==> flow/design.v <==
module huff_encoder (
	clk,
	reset,
	io_in,
	io_out
);
	input wire clk;
	input wire reset;
	input wire [11:0] io_in;
	output reg [11:0] io_out;
	reg [23:0] data_in;
	reg [8:0] freq_in;
	reg [1:0] count;
	reg [3:0] odd_idx;
	reg [3:0] even_idx;
	wire [56:0] initial_node;
	reg [2:0] state;
	reg [19:0] huff_tree [0:5];
	reg [56:0] in_huff_tree;
	reg [2:0] in_pad;
	wire [2:0] out_pad;
	wire [75:0] out_huff_tree;
	wire [18:0] merged_node;
	reg [8:0] encoded_value;
	reg [8:0] encoded_mask;
	reg done;
	reg [14:0] character;
	reg [2:0] encoded_value_h [0:5];
	reg [2:0] a;
	reg [2:0] b;
	reg [2:0] c;
	reg [2:0] encoded_value_l;
	reg [2:0] encoded_value_r;
	reg is_n_odd;
	freq_calc freq_calc_ins(
		.data_in(data_in),
		.freq_in(freq_in),
		.node(initial_node)
	);
	node_sorter node_sorter_ins(
		.clk(clk),
		.input_node(in_huff_tree[0+:57]),
		.input_pad(in_pad),
		.output_node(out_huff_tree[19+:57]),
		.output_pad(out_pad)
	);
	assign out_huff_tree[0+:19] = 19'b0;
	merge_nodes merge_nodes_ins(
		.min_node(out_huff_tree[57+:19]),
		.second_min_node(out_huff_tree[38+:19]),
		.merged_node(merged_node)
	);
	always @(posedge clk) begin : huffman_enc
		if (reset) begin
			state <= 3'b001;
			a <= 3'd0;
			b <= 3'b000;
			c <= 3'b000;
			done = 'b0;
			in_pad <= 3'b000;
			begin : sv2v_autoblock_1
				reg signed [31:0] i;
				for (i = 0; i < 3; i = i + 1)
					begin
						encoded_value[(2 - i) * 3+:3] = 'b0;
						encoded_mask[(2 - i) * 3+:3] = 'b0;
						in_huff_tree[((2 - i) * 19) + 18-:5] <= 'b0;
						in_huff_tree[((2 - i) * 19) + 13-:3] <= 'b0;
						in_huff_tree[((2 - i) * 19) + 10] <= 'b0;
						in_huff_tree[((2 - i) * 19) + 9-:5] <= 'b0;
						in_huff_tree[((2 - i) * 19) + 4-:5] <= 'b0;
						character[(2 - i) * 5+:5] = 'b0;
					end
			end
			begin : sv2v_autoblock_2
				reg signed [31:0] i;
				for (i = 0; i < 6; i = i + 1)
					begin
						encoded_value_h[i] = 'b0;
						huff_tree[i][19-:5] = 'b0;
						huff_tree[i][14] = 1'b0;
						huff_tree[i][3-:2] = 'b0;
						huff_tree[i][13-:5] = 'b0;
						huff_tree[i][8-:5] = 'b0;
						huff_tree[i][1-:2] = 'b0;
					end
			end
			encoded_value_l = 'b0;
			encoded_value_r = 'b0;
		end
		else
			case (state)
				3'b001: begin
					done = 'b0;
					io_out <= 'b0;
					a <= 'b0;
					b <= 'b0;
					if (io_in[11] == 1'b1) begin
						if (c < 3) begin
							data_in[(2 - c) * 8+:8] <= io_in[7:0];
							freq_in[(2 - c) * 3+:3] <= io_in[10:8];
						end
						c <= c + 1'b1;
					end
					state <= (c == 3 ? 3'b010 : 3'b001);
				end
				3'b010: begin
					count = 3;
					begin : sv2v_autoblock_3
						reg signed [31:0] i;
						for (i = 0; i < 3; i = i + 1)
							in_huff_tree[(2 - i) * 19+:19] <= initial_node[(2 - i) * 19+:19];
					end
					in_pad <= 3'b000;
					state <= 3'b011;
				end
				3'b011: state <= 3'b100;
				3'b100: begin
					in_huff_tree[38+:19] <= merged_node;
					in_huff_tree[0+:38] <= out_huff_tree[0+:38];
					in_pad <= {out_pad[2] | out_pad[1], out_pad[0], 1'b1};
					count = count - 1'b1;
					even_idx = count << 1'b1;
					odd_idx = even_idx + 1'b1;
					huff_tree[even_idx][19-:5] = out_huff_tree[75-:5];
					huff_tree[odd_idx][19-:5] = out_huff_tree[56-:5];
					huff_tree[even_idx][14] = out_huff_tree[67];
					huff_tree[odd_idx][14] = out_huff_tree[48];
					huff_tree[even_idx][13-:5] = out_huff_tree[66-:5];
					huff_tree[odd_idx][13-:5] = out_huff_tree[47-:5];
					huff_tree[even_idx][8-:5] = out_huff_tree[61-:5];
					huff_tree[odd_idx][8-:5] = out_huff_tree[42-:5];
					huff_tree[1][19-:5] = out_huff_tree[75-:5];
					huff_tree[1][14] = out_huff_tree[67];
					huff_tree[1][13-:5] = out_huff_tree[66-:5];
					huff_tree[1][8-:5] = out_huff_tree[61-:5];
					if (!(count[0] | count[1]))
						state <= 3'b101;
					else
						state <= 3'b011;
				end
				3'b101: begin
					begin : sv2v_autoblock_4
						reg signed [31:0] l;
						for (l = 5; l > 1; l = l - 1)
							begin : sv2v_autoblock_5
								reg signed [31:0] n;
								for (n = 1; n < 6; n = n + 1)
									if ((huff_tree[n][14] == 'b0) && ((huff_tree[n][13-:5] == huff_tree[l][19-:5]) || (huff_tree[n][8-:5] == huff_tree[l][19-:5])))
										huff_tree[l][3-:2] = n;
							end
					end
					begin : sv2v_autoblock_6
						reg signed [31:0] n;
						for (n = 2; n < 6; n = n + 1)
							huff_tree[n][1-:2] = huff_tree[huff_tree[n][3-:2]][1-:2] + 1'b1;
					end
					state <= 3'b110;
				end
				3'b110: begin
					begin : sv2v_autoblock_7
						reg signed [31:0] n;
						for (n = 2; n < 6; n = n + 1)
							begin
								encoded_value_l = encoded_value_h[huff_tree[n][3-:2]] << 1'b1;
								encoded_value_r = (encoded_value_h[huff_tree[n][3-:2]] << 1'b1) | 1'b1;
								is_n_odd = n[0];
								if (huff_tree[n][3-:2] != 1'b1)
									encoded_value_h[n] = (is_n_odd ? encoded_value_r : encoded_value_l);
								else if (huff_tree[n][3-:2] == 1'b1)
									encoded_value_h[n][0] = (is_n_odd ? 1'b1 : 1'b0);
							end
					end
					begin : sv2v_autoblock_8
						integer i;
						for (i = 0; i <= 2; i = i + 1)
							begin : sv2v_autoblock_9
								reg signed [31:0] n;
								for (n = 1; n < 6; n = n + 1)
									if ((huff_tree[n][19-:5] == data_in[((2 - i) * 8) + 3-:4]) && (huff_tree[n][14] == 'b1)) begin
										encoded_mask[(2 - i) * 3+:3] = (1'b1 << huff_tree[n][1-:2]) - 1'b1;
										encoded_value[(2 - i) * 3+:3] = encoded_value_h[n];
										character[(2 - i) * 5+:5] = huff_tree[n][19-:5];
									end
							end
					end
					state <= 3'b111;
				end
				3'b111: begin
					c <= 'b0;
					done = 1'b1;
					io_out[8:0] <= (b[0] == 1'b0 ? {done, 3'b011, (a > 2 ? 5'b00000 : character[(2 - a) * 5+:5])} : {done, 2'b00, encoded_mask[(2 - a) * 3+:3], encoded_value[(2 - a) * 3+:3]});
					b <= b + 1'b1;
					a <= (b[0] == 1'b1 ? a + 1 : a);
					state <= (a > 2 ? 3'b001 : 3'b111);
				end
				default: state <= 3'b001;
			endcase
	end
endmodule
module freq_calc (
	data_in,
	freq_in,
	node
);
	input wire [23:0] data_in;
	input wire [8:0] freq_in;
	output reg [56:0] node;
	always @(*) begin : sv2v_autoblock_1
		reg signed [31:0] i;
		for (i = 0; i < 3; i = i + 1)
			begin
				node[((2 - i) * 19) + 18-:5] = data_in[(2 - i) * 8+:8];
				node[((2 - i) * 19) + 13-:3] = freq_in[(2 - i) * 3+:3];
				node[((2 - i) * 19) + 9-:5] = 'b0;
				node[((2 - i) * 19) + 4-:5] = 'b0;
				node[((2 - i) * 19) + 10] = 1'b1;
			end
	end
endmodule
module node_sorter (
	clk,
	input_node,
	input_pad,
	output_node,
	output_pad
);
	input wire clk;
	input wire [56:0] input_node;
	input wire [2:0] input_pad;
	output reg [56:0] output_node;
	output reg [2:0] output_pad;
	reg [18:0] temp_node;
	reg [56:0] sort_tmp;
	reg [2:0] pad_tmp;
	always @(posedge clk) begin
		begin : sv2v_autoblock_1
			reg signed [31:0] i;
			for (i = 0; i < 3; i = i + 1)
				sort_tmp = input_node;
		end
		pad_tmp = input_pad;
		begin : sv2v_autoblock_2
			reg signed [31:0] j;
			for (j = 0; j < 2; j = j + 1)
				begin : sv2v_autoblock_3
					reg signed [31:0] k;
					for (k = 0; k < 2; k = k + 1)
						if (!(pad_tmp[2 - k] | pad_tmp[2 - (k + 1)]) && (((sort_tmp[((2 - k) * 19) + 13-:3] == sort_tmp[((2 - (k + 1)) * 19) + 13-:3]) && (sort_tmp[((2 - k) * 19) + 18-:5] > sort_tmp[((2 - (k + 1)) * 19) + 18-:5])) || (sort_tmp[((2 - k) * 19) + 13-:3] > sort_tmp[((2 - (k + 1)) * 19) + 13-:3]))) begin
							temp_node = sort_tmp[(2 - k) * 19+:19];
							sort_tmp[(2 - k) * 19+:19] = sort_tmp[(2 - (k + 1)) * 19+:19];
							sort_tmp[(2 - (k + 1)) * 19+:19] = temp_node;
							pad_tmp[2 - k] = 1'b0;
							pad_tmp[2 - (k + 1)] = 1'b0;
						end
				end
		end
		output_node <= sort_tmp;
		output_pad <= pad_tmp;
	end
endmodule
module merge_nodes (
	min_node,
	second_min_node,
	merged_node
);
	input wire [18:0] min_node;
	input wire [18:0] second_min_node;
	output wire [18:0] merged_node;
	assign merged_node[18-:5] = min_node[18-:5] + second_min_node[18-:5];
	assign merged_node[13-:3] = min_node[13-:3] + second_min_node[13-:3];
	assign merged_node[9-:5] = min_node[18-:5];
	assign merged_node[4-:5] = second_min_node[18-:5];
	assign merged_node[10] = 1'b0;
endmodule
`default_nettype none
module my_chip (
    input logic [11:0] io_in,  
    output logic [11:0] io_out,  
    input logic clock,
    input logic reset  
);
    huff_encoder DUT(.clk(clock), .reset(reset), .io_in(io_in), .io_out(io_out));  
endmodule
======== From RTL to reports: my_chip ========
Tool output for the design above before and after an edit, in the order of the flow.
Lines under "before" count in the file above, lines under "after" in the edited file.
"change" is "after" less "before", of the values as shown; "relative change" is that difference over "before", in percent.
Operators carry their Yosys type and port widths (W data, S select, Z words).
Library cell names are shortened.
A cell with n/a has no value.
design
  top module .............................. my_chip
  clock input ............................. clock
  library ................................. sky130hd
  corner .................................. tt_025C_1v80

======== Diff ========
Unified diff, file above to edited file.
A script made this edit. It changes what the design does and was not meant as an optimisation.
begin of diff
@@ -277,8 +277,10 @@
 module my_chip (
     input logic [11:0] io_in,  
-    output logic [11:0] io_out,  
+    output logic [11:0] io_out_out,  
     input logic clock,
     input logic reset  
 );
+    logic [11:0] io_out;
+    always @(posedge clock) io_out_out <= io_out;
     huff_encoder DUT(.clk(clock), .reset(reset), .io_in(io_in), .io_out(io_out));  
 endmodule
end of diff

======== Word level ========
Counts by Yosys on the flattened word-level netlist (proc, flatten, opt, wreduce). Print and check cells are left out.
word-level totals
  item                             before  after  change  relative change (%)
  register bits after elaboration  306     315    +9      +2.94
  input bits                       14      14     0       0.00
cells by class
  item                           before  after  change  relative change (%)
  add/subtract/negate cells      19      19     0       0.00
  multipliers                    3       3      0       0.00
  $lt $le $gt $ge                10      10     0       0.00
  equality and inequality tests  107     107    0       0.00
  shift-type cells               11      11     0       0.00
  multiplexer cells              164     164    0       0.00
  bitwise gates (word level)     18      18     0       0.00
  reduce/logical cells           102     102    0       0.00
operators with widths
  operator               before  after  change  relative change (%)
  $logic_and A1 B1 Y1    43      43     0       0.00
  $mux W2                43      43     0       0.00
  $eq A5 B5 Y1           40      40     0       0.00
  $mux W5                34      34     0       0.00
  $mux W3                31      31     0       0.00
  $logic_or A1 B1 Y1     24      24     0       0.00
  $mux W1                20      20     0       0.00
  $eq A2 B2 Y1 const B   17      17     0       0.00
  $eq A5 B4 Y1           15      15     0       0.00
  $eq A2 B1 Y1 const B   13      13     0       0.00
  $reduce_and A2 Y1      11      11     0       0.00
  $logic_not A2 Y1       8       8      0       0.00
  $mux W19               8       8      0       0.00
  $pmux W3 S2            7       7      0       0.00
  $pmux W5 S2            7       7      0       0.00
  $eq A3 B3 Y1 const B   6       6      0       0.00
  $not A1 Y1             6       6      0       0.00
  $or A1 B1 Y1           6       6      0       0.00
  $eq A3 B2 Y1 const B   5       5      0       0.00
  $ne A2 B1 Y1 const B   5       5      0       0.00
  $add A2 B1 Y2 const B  4       4      0       0.00
  $add A3 B1 Y3 const B  4       4      0       0.00
  $eq A3 B3 Y1           4       4      0       0.00
  $gt A3 B3 Y1           4       4      0       0.00
  $gt A5 B5 Y1           4       4      0       0.00
  $logic_not A1 Y1       4       4      0       0.00
  $pmux W2 S3            4       4      0       0.00
  $pmux W2 S4            4       4      0       0.00
Not every row of either side is listed.

======== Longest topological paths ========
Longest topological path by Yosys (ltp), each cell counted once; first at word level (registers and memories cut), then after technology mapping (sequential cells cut; the memories' decode and read muxes count).
depth
  item                          before  after  change  relative change (%)
  depth in word-level cells     23      23     0       0.00
  ABC_AREA                      0       0      n/a     n/a
  depth in mapped cells         41      43     +2      +4.88
  depth with buffers taken out  36      39     +3      +8.33

======== After synthesis ========
The flow's flattened synthesis, as Yosys stat reports it; memories are mapped. The netlist is that of the ABC_AREA named above (0 if unset); the other value can give another one.
synthesis totals
  item                            before   after    change  relative change (%)
  standard cells after synthesis  2288     2289     +1      +0.04
  synthesis area (um^2)           19084.6  19314.8  +230.2  +1.21
  flip-flops                      296      304      +8      +2.70
cell types
  cell      before  after  change  relative change (%)
  o221a_2   19      0      -19     -100.00
  mux2i_1   121     137    +16     +13.22
  inv_1     69      85     +16     +23.19
  buf_1     37      21     -16     -43.24
  nand2_1   243     228    -15     -6.17
  o21ai_0   67      57     -10     -14.93
  a21oi_1   178     169    -9      -5.06
  dfxtp_1   262     270    +8      +3.05
  nor3_1    50      58     +8      +16.00
  buf_2     43      51     +8      +18.60
  mux2_2    34      41     +7      +20.59
  o211ai_1  18      11     -7      -38.89
  o211a_1   8       1      -7      -87.50
  xor2_1    141     147    +6      +4.26
  nand4_1   17      11     -6      -35.29
  buf_4     9       15     +6      +66.67
  nor2_1    203     208    +5      +2.46
  a21o_1    10      15     +5      +50.00
Not every row of either side is listed.
By module: a second synthesis without flattening, with its own total; a netlist apart from the flattened one above.
second synthesis, totals
  item                                            before   after    change  relative change (%)
  cell total of the unflattened synthesis         2606     2618     +12     +0.46
  area total of the unflattened synthesis (um^2)  21180.3  21420.5  +240.2  +1.13
Each row is one instance without its submodules.
modules, before
  module        instances  cells  area (um^2)  seq. area (um^2)
  huff_encoder  1          2028   16568.4      5555.3
  node_sorter   1          480    3866.2       1201.2
  freq_calc     1          59     435.4        0.0
  merge_nodes   1          39     310.3        0.0
  my_chip       1          0      0.0          0.0
modules, after
  module        instances  cells  area (um^2)  seq. area (um^2)
  huff_encoder  1          2028   16568.4      5555.3
  node_sorter   1          480    3866.2       1201.2
  freq_calc     1          59     435.4        0.0
  merge_nodes   1          39     310.3        0.0
  my_chip       1          12     240.2        240.2

======== Path before layout ========
Source: OpenSTA report_checks on the synthesized netlist (no wires, ideal clock, input and output delay 20% of the period each), path of least setup slack; recovery checks are left aside. Register names are those of the netlist, which keeps one name where synthesis merged equal registers.
timing post-synthesis
  item                               before                                        after                                         change  relative change (%)
  path kind                          flip-flop to flip-flop                        flip-flop to flip-flop                        n/a     n/a
  from                               register DUT.in_huff_tree[34]                 register DUT.in_huff_tree[34]                 n/a     n/a
  to                                 register DUT.node_sorter_ins.output_node[19]  register DUT.node_sorter_ins.output_node[19]  n/a     n/a
  clock period (ps)                  12000                                         12000                                         0       0.00
  library setup time (ps)            137                                           137                                           0       n/a
  launch time at the first pin (ps)  0                                             0                                             0       n/a
  arrival (ps)                       7994                                          7732                                          -262    -3.28
  data required time (ps)            11863                                         11863                                         0       0.00
  setup slack (ps)                   3869                                          4132                                          +263    n/a
  delay of the path (ps)             8131                                          7869                                          -262    -3.22
  driving pins on the path           39                                            42                                            +3      +7.69
  synthesis period reached (ps)      8131                                          7868                                          -263    -3.23
"delay of the path" = arrival - input delay + setup time.
"driving pins on the path": output pins that drive a net of the path, with the launching flip-flop's if there is one; two outputs of one cell count as two.
"synthesis period reached" is the clock period less the worst setup slack; recovery checks do not enter. This is arithmetic on one report: input and output delays are still those of the set period (20% each).
Between the ends stands the longest chain of elaborated cells between them, by number of cells; it is not shown to be the way that was timed. Of several equally long chains one is given.
A line is the first line of the expression or statement that the cell stems from. Yosys adds cells for indexed reads and writes and turns some case tables into memories.
At most two assigning lines are given for a register; there are more.
between the ends, post-synthesis, before
  cell sequence ........................... dfxtp_1 inv_1 ha_1 nor2b_1 o21ai_0 a21oi_1 a2bb2oi_1 o21ai_1 mux2_2 ha_1 nor2b_1 o21a_1 o21a_1 o21a_1 o22ai_1 a41oi_1 clkbuf_1 o21ai_0 (+3 left out) o21a_1 o21a_1 o22ai_1 a41o_1 clkbuf_1 buf_1 mux2_2 ha_1 nor2b_1 o21a_1 o21a_1 o21a_1 o22ai_1 a41oi_1 nor3_1 a21oi_1 clkbuf_1 o22ai_1
  cells in the longest elaborated chain ... 20
  elaborated cells on any way between the ends .. 39
  source lines of those cells ............. 1
  classes of those cells .................. compare: 7; eq/ne: 3; mux: 11; logic: 3; reduce/logical: 15
RTL lines, path post-synthesis, before
  item                 line  source
  from (decl)          19    reg [56:0] in_huff_tree;
  from (assign)        112   in_huff_tree[(2 - i) * 19+:19] <= initial_node[(2 - i) * 19+:19];
  from (assign)        120   in_huff_tree[0+:38] <= out_huff_tree[0+:38];
  $gt A5 B5 Y1         249   if (!(pad_tmp[2 - k] | pad_tmp[2 - (k + 1)]) && (((sort_tmp[((2 - k) * 19) + 13-:3] == sort_tmp[((2 - (k + 1)) ...
  $logic_and A1 B1 Y1  249
  $logic_or A1 B1 Y1   249
  $logic_and A1 B1 Y1  249
  $mux W19             249
  $gt A5 B5 Y1         249
  $logic_and A1 B1 Y1  249
  (+6 left out)        n/a
  $logic_and A1 B1 Y1  249
  $mux W19             249
  $gt A5 B5 Y1         249
  $logic_and A1 B1 Y1  249
  $logic_or A1 B1 Y1   249
  $logic_and A1 B1 Y1  249
  $mux W19             249
  to (assign)          258   output_node <= sort_tmp;
  to (decl)            231   output reg [56:0] output_node;
between the ends, post-synthesis, after
  cell sequence ........................... dfxtp_1 inv_1 ha_1 nor2b_1 o21a_1 o21ai_0 a21oi_1 o22a_1 o21ai_0 buf_2 mux2_2 ha_1 nor2b_1 o21a_1 o21a_1 o21a_1 o22ai_1 a41o_1 (+6 left out) o21a_1 o22ai_1 a41o_1 buf_1 mux2_2 inv_1 ha_1 nor2b_1 o21a_1 o21a_1 o21a_1 o22ai_1 a41o_1 buf_2 nor2_1 nor2_1 clkbuf_1 o22ai_1
  cells in the longest elaborated chain ... 20
  elaborated cells on any way between the ends .. 39
  source lines of those cells ............. 1
  classes of those cells .................. compare: 7; eq/ne: 3; mux: 11; logic: 3; reduce/logical: 15
RTL lines, path post-synthesis, after
  item                 line  source
  from (decl)          19    reg [56:0] in_huff_tree;
  from (assign)        112   in_huff_tree[(2 - i) * 19+:19] <= initial_node[(2 - i) * 19+:19];
  from (assign)        120   in_huff_tree[0+:38] <= out_huff_tree[0+:38];
  $gt A5 B5 Y1         249   if (!(pad_tmp[2 - k] | pad_tmp[2 - (k + 1)]) && (((sort_tmp[((2 - k) * 19) + 13-:3] == sort_tmp[((2 - (k + 1)) ...
  $logic_and A1 B1 Y1  249
  $logic_or A1 B1 Y1   249
  $logic_and A1 B1 Y1  249
  $mux W19             249
  $gt A5 B5 Y1         249
  $logic_and A1 B1 Y1  249
  (+6 left out)        n/a
  $logic_and A1 B1 Y1  249
  $mux W19             249
  $gt A5 B5 Y1         249
  $logic_and A1 B1 Y1  249
  $logic_or A1 B1 Y1   249
  $logic_and A1 B1 Y1  249
  $mux W19             249
  to (assign)          258   output_node <= sort_tmp;
  to (decl)            231   output reg [56:0] output_node;

======== Path in the finished layout ========
Path of least setup slack in the final report of each run of pair A (OpenROAD, finished layout, wires in). Where an end is a register, its clock arrival counts in the times.
The path's times are printed in steps of 10 ps; the period is the one set.
timing post-layout
  item                               before                                        after                                         change  relative change (%)
  path kind                          flip-flop to flip-flop                        flip-flop to flip-flop                        n/a     n/a
  from                               register DUT.in_huff_tree[34]                 register DUT.in_huff_tree[34]                 n/a     n/a
  to                                 register DUT.node_sorter_ins.output_node[17]  register DUT.node_sorter_ins.output_node[29]  n/a     n/a
  clock period (ps)                  9410                                          9410                                          0       0.00
  library setup time (ps)            50                                            140                                           +90     n/a
  launch time at the first pin (ps)  550                                           550                                           0       0.00
  arrival (ps)                       8940                                          8820                                          -120    -1.34
  data required time (ps)            9910                                          9840                                          -70     -0.71
  setup slack (ps)                   960                                           1010                                          +50     n/a
  driving pins on the path           36                                            38                                            +2      +5.56
Between the ends stands the longest chain of elaborated cells between them, by number of cells; it is not shown to be the way that was timed. Of several equally long chains one is given.
At most two assigning lines are given for a register; there are more.
between the ends, post-layout, before
  cell sequence ........................... dfxtp_1 inv_1 ha_1 nor2b_1 o21ai_0 a21oi_1 a2bb2oi_1 o21ai_4 mux2_2 ha_1 nor2b_1 o21a_1 o21a_1 o21a_1 o22ai_1 a41oi_2 o21ai_0 ha_1 nor2b_1 o21a_1 o21a_1 o21a_1 o22ai_1 a41o_1 mux2_2 ha_1 nor2b_1 o21a_1 o21a_1 o21a_1 o22ai_1 a41oi_1 nor2_1 a21oi_1 buf_4 o221a_2
  cells in the longest elaborated chain ... 20
  elaborated cells on any way between the ends .. 39
  source lines of those cells ............. 1
  classes of those cells .................. compare: 7; eq/ne: 3; mux: 11; logic: 3; reduce/logical: 15
RTL lines, path post-layout, before
  item                 line  source
  from (decl)          19    reg [56:0] in_huff_tree;
  from (assign)        112   in_huff_tree[(2 - i) * 19+:19] <= initial_node[(2 - i) * 19+:19];
  from (assign)        120   in_huff_tree[0+:38] <= out_huff_tree[0+:38];
  $gt A5 B5 Y1         249   if (!(pad_tmp[2 - k] | pad_tmp[2 - (k + 1)]) && (((sort_tmp[((2 - k) * 19) + 13-:3] == sort_tmp[((2 - (k + 1)) ...
  $logic_and A1 B1 Y1  249
  $logic_or A1 B1 Y1   249
  $logic_and A1 B1 Y1  249
  $mux W19             249
  $gt A5 B5 Y1         249
  $logic_and A1 B1 Y1  249
  (+6 left out)        n/a
  $logic_and A1 B1 Y1  249
  $mux W19             249
  $gt A5 B5 Y1         249
  $logic_and A1 B1 Y1  249
  $logic_or A1 B1 Y1   249
  $logic_and A1 B1 Y1  249
  $mux W19             249
  to (assign)          258   output_node <= sort_tmp;
  to (decl)            231   output reg [56:0] output_node;
between the ends, post-layout, after
  cell sequence ........................... dfxtp_1 inv_1 ha_1 nor2b_1 o21a_1 o21ai_0 a21oi_1 o22a_1 o21ai_4 buf_4 mux2_2 inv_1 ha_1 nand2b_1 a21oi_1 nor2b_1 o21ai_0 a41o_1 (+2 left out) ha_1 o21a_1 o21a_1 o21a_1 o22ai_1 a41o_1 buf_4 mux2_2 inv_1 ha_1 o21a_1 o21a_1 o21a_1 o22ai_1 a41o_1 nand2b_1 o32ai_1 a21oi_1
  cells in the longest elaborated chain ... 20
  elaborated cells on any way between the ends .. 39
  source lines of those cells ............. 1
  classes of those cells .................. compare: 7; eq/ne: 3; mux: 11; logic: 3; reduce/logical: 15
RTL lines, path post-layout, after
  item                 line  source
  from (decl)          19    reg [56:0] in_huff_tree;
  from (assign)        112   in_huff_tree[(2 - i) * 19+:19] <= initial_node[(2 - i) * 19+:19];
  from (assign)        120   in_huff_tree[0+:38] <= out_huff_tree[0+:38];
  $gt A5 B5 Y1         249   if (!(pad_tmp[2 - k] | pad_tmp[2 - (k + 1)]) && (((sort_tmp[((2 - k) * 19) + 13-:3] == sort_tmp[((2 - (k + 1)) ...
  $logic_and A1 B1 Y1  249
  $logic_or A1 B1 Y1   249
  $logic_and A1 B1 Y1  249
  $mux W19             249
  $gt A5 B5 Y1         249
  $logic_and A1 B1 Y1  249
  (+6 left out)        n/a
  $logic_and A1 B1 Y1  249
  $mux W19             249
  $gt A5 B5 Y1         249
  $logic_and A1 B1 Y1  249
  $logic_or A1 B1 Y1   249
  $logic_and A1 B1 Y1  249
  $mux W19             249
  to (assign)          258   output_node <= sort_tmp;
  to (decl)            231   output reg [56:0] output_node;

======== Measured runs ========
Runs of the flow (Yosys, OpenROAD) on both versions; the two runs of a pair have the same settings. The constraints put input and output delay at 20% of the set period each and load the outputs with 0.01 pF.
settings, pair A
  period_ns ............................... 9.41
  CAP_MARGIN .............................. 20
  CORE_MARGIN ............................. 2
  CORE_UTILIZATION ........................ 40
  SLEW_MARGIN ............................. 20
final reports, pair A
  item                                    before   after    change  relative change (%)
  post-synthesis cell area (um^2)         19084.6  19314.8  +230.2  +1.21
  area inside the die boundary (um^2)     49475.1  50059.6  +584.5  +1.18
  utilization of the finished layout (%)  43.5     43.7     +0.2    n/a
  setup slack of the worst path (ps)      963      1014     +51     n/a
  final setup TNS (ps)                    0        0        0       n/a
  worst hold slack after layout (ps)      416      343      -73     n/a
  total power after layout (mW)           3.791    3.136    -0.655  -17.28
  achieved clock period (ps)              8447     8396     -51     -0.60
settings, pair B
  CAP_MARGIN .............................. 0
  CORE_MARGIN ............................. 9
  CORE_UTILIZATION ........................ 35
  GPL_TIMING_DRIVEN ....................... 0
  MIN_ROUTING_LAYER ....................... met2
  PLACE_DENSITY_LB_ADDON .................. 0.05
  SETUP_SLACK_MARGIN ...................... 1.84
  period_ns ............................... 13.2
  SLEW_MARGIN ............................. 20
final reports, pair B
  item                                    before   after    change  relative change (%)
  post-synthesis cell area (um^2)         19084.6  19314.8  +230.2  +1.21
  area inside the die boundary (um^2)     63257.3  63966.0  +708.7  +1.12
  utilization of the finished layout (%)  40.0     40.1     +0.1    n/a
  setup slack of the worst path (ps)      2837     3430     +593    n/a
  final setup TNS (ps)                    0        0        0       n/a
  worst hold slack after layout (ps)      437      335      -102    n/a
  total power after layout (mW)           2.961    2.383    -0.578  -19.52
  achieved clock period (ps)              10363    9770     -593    -5.72
"achieved clock period" is the run's clock period less its worst setup slack. It is reckoned from that one timing run; input and output delays stay at 20% of the period that was set.
"total power after layout" rests on the timing tool's default activity at the inputs, not on a simulated workload.
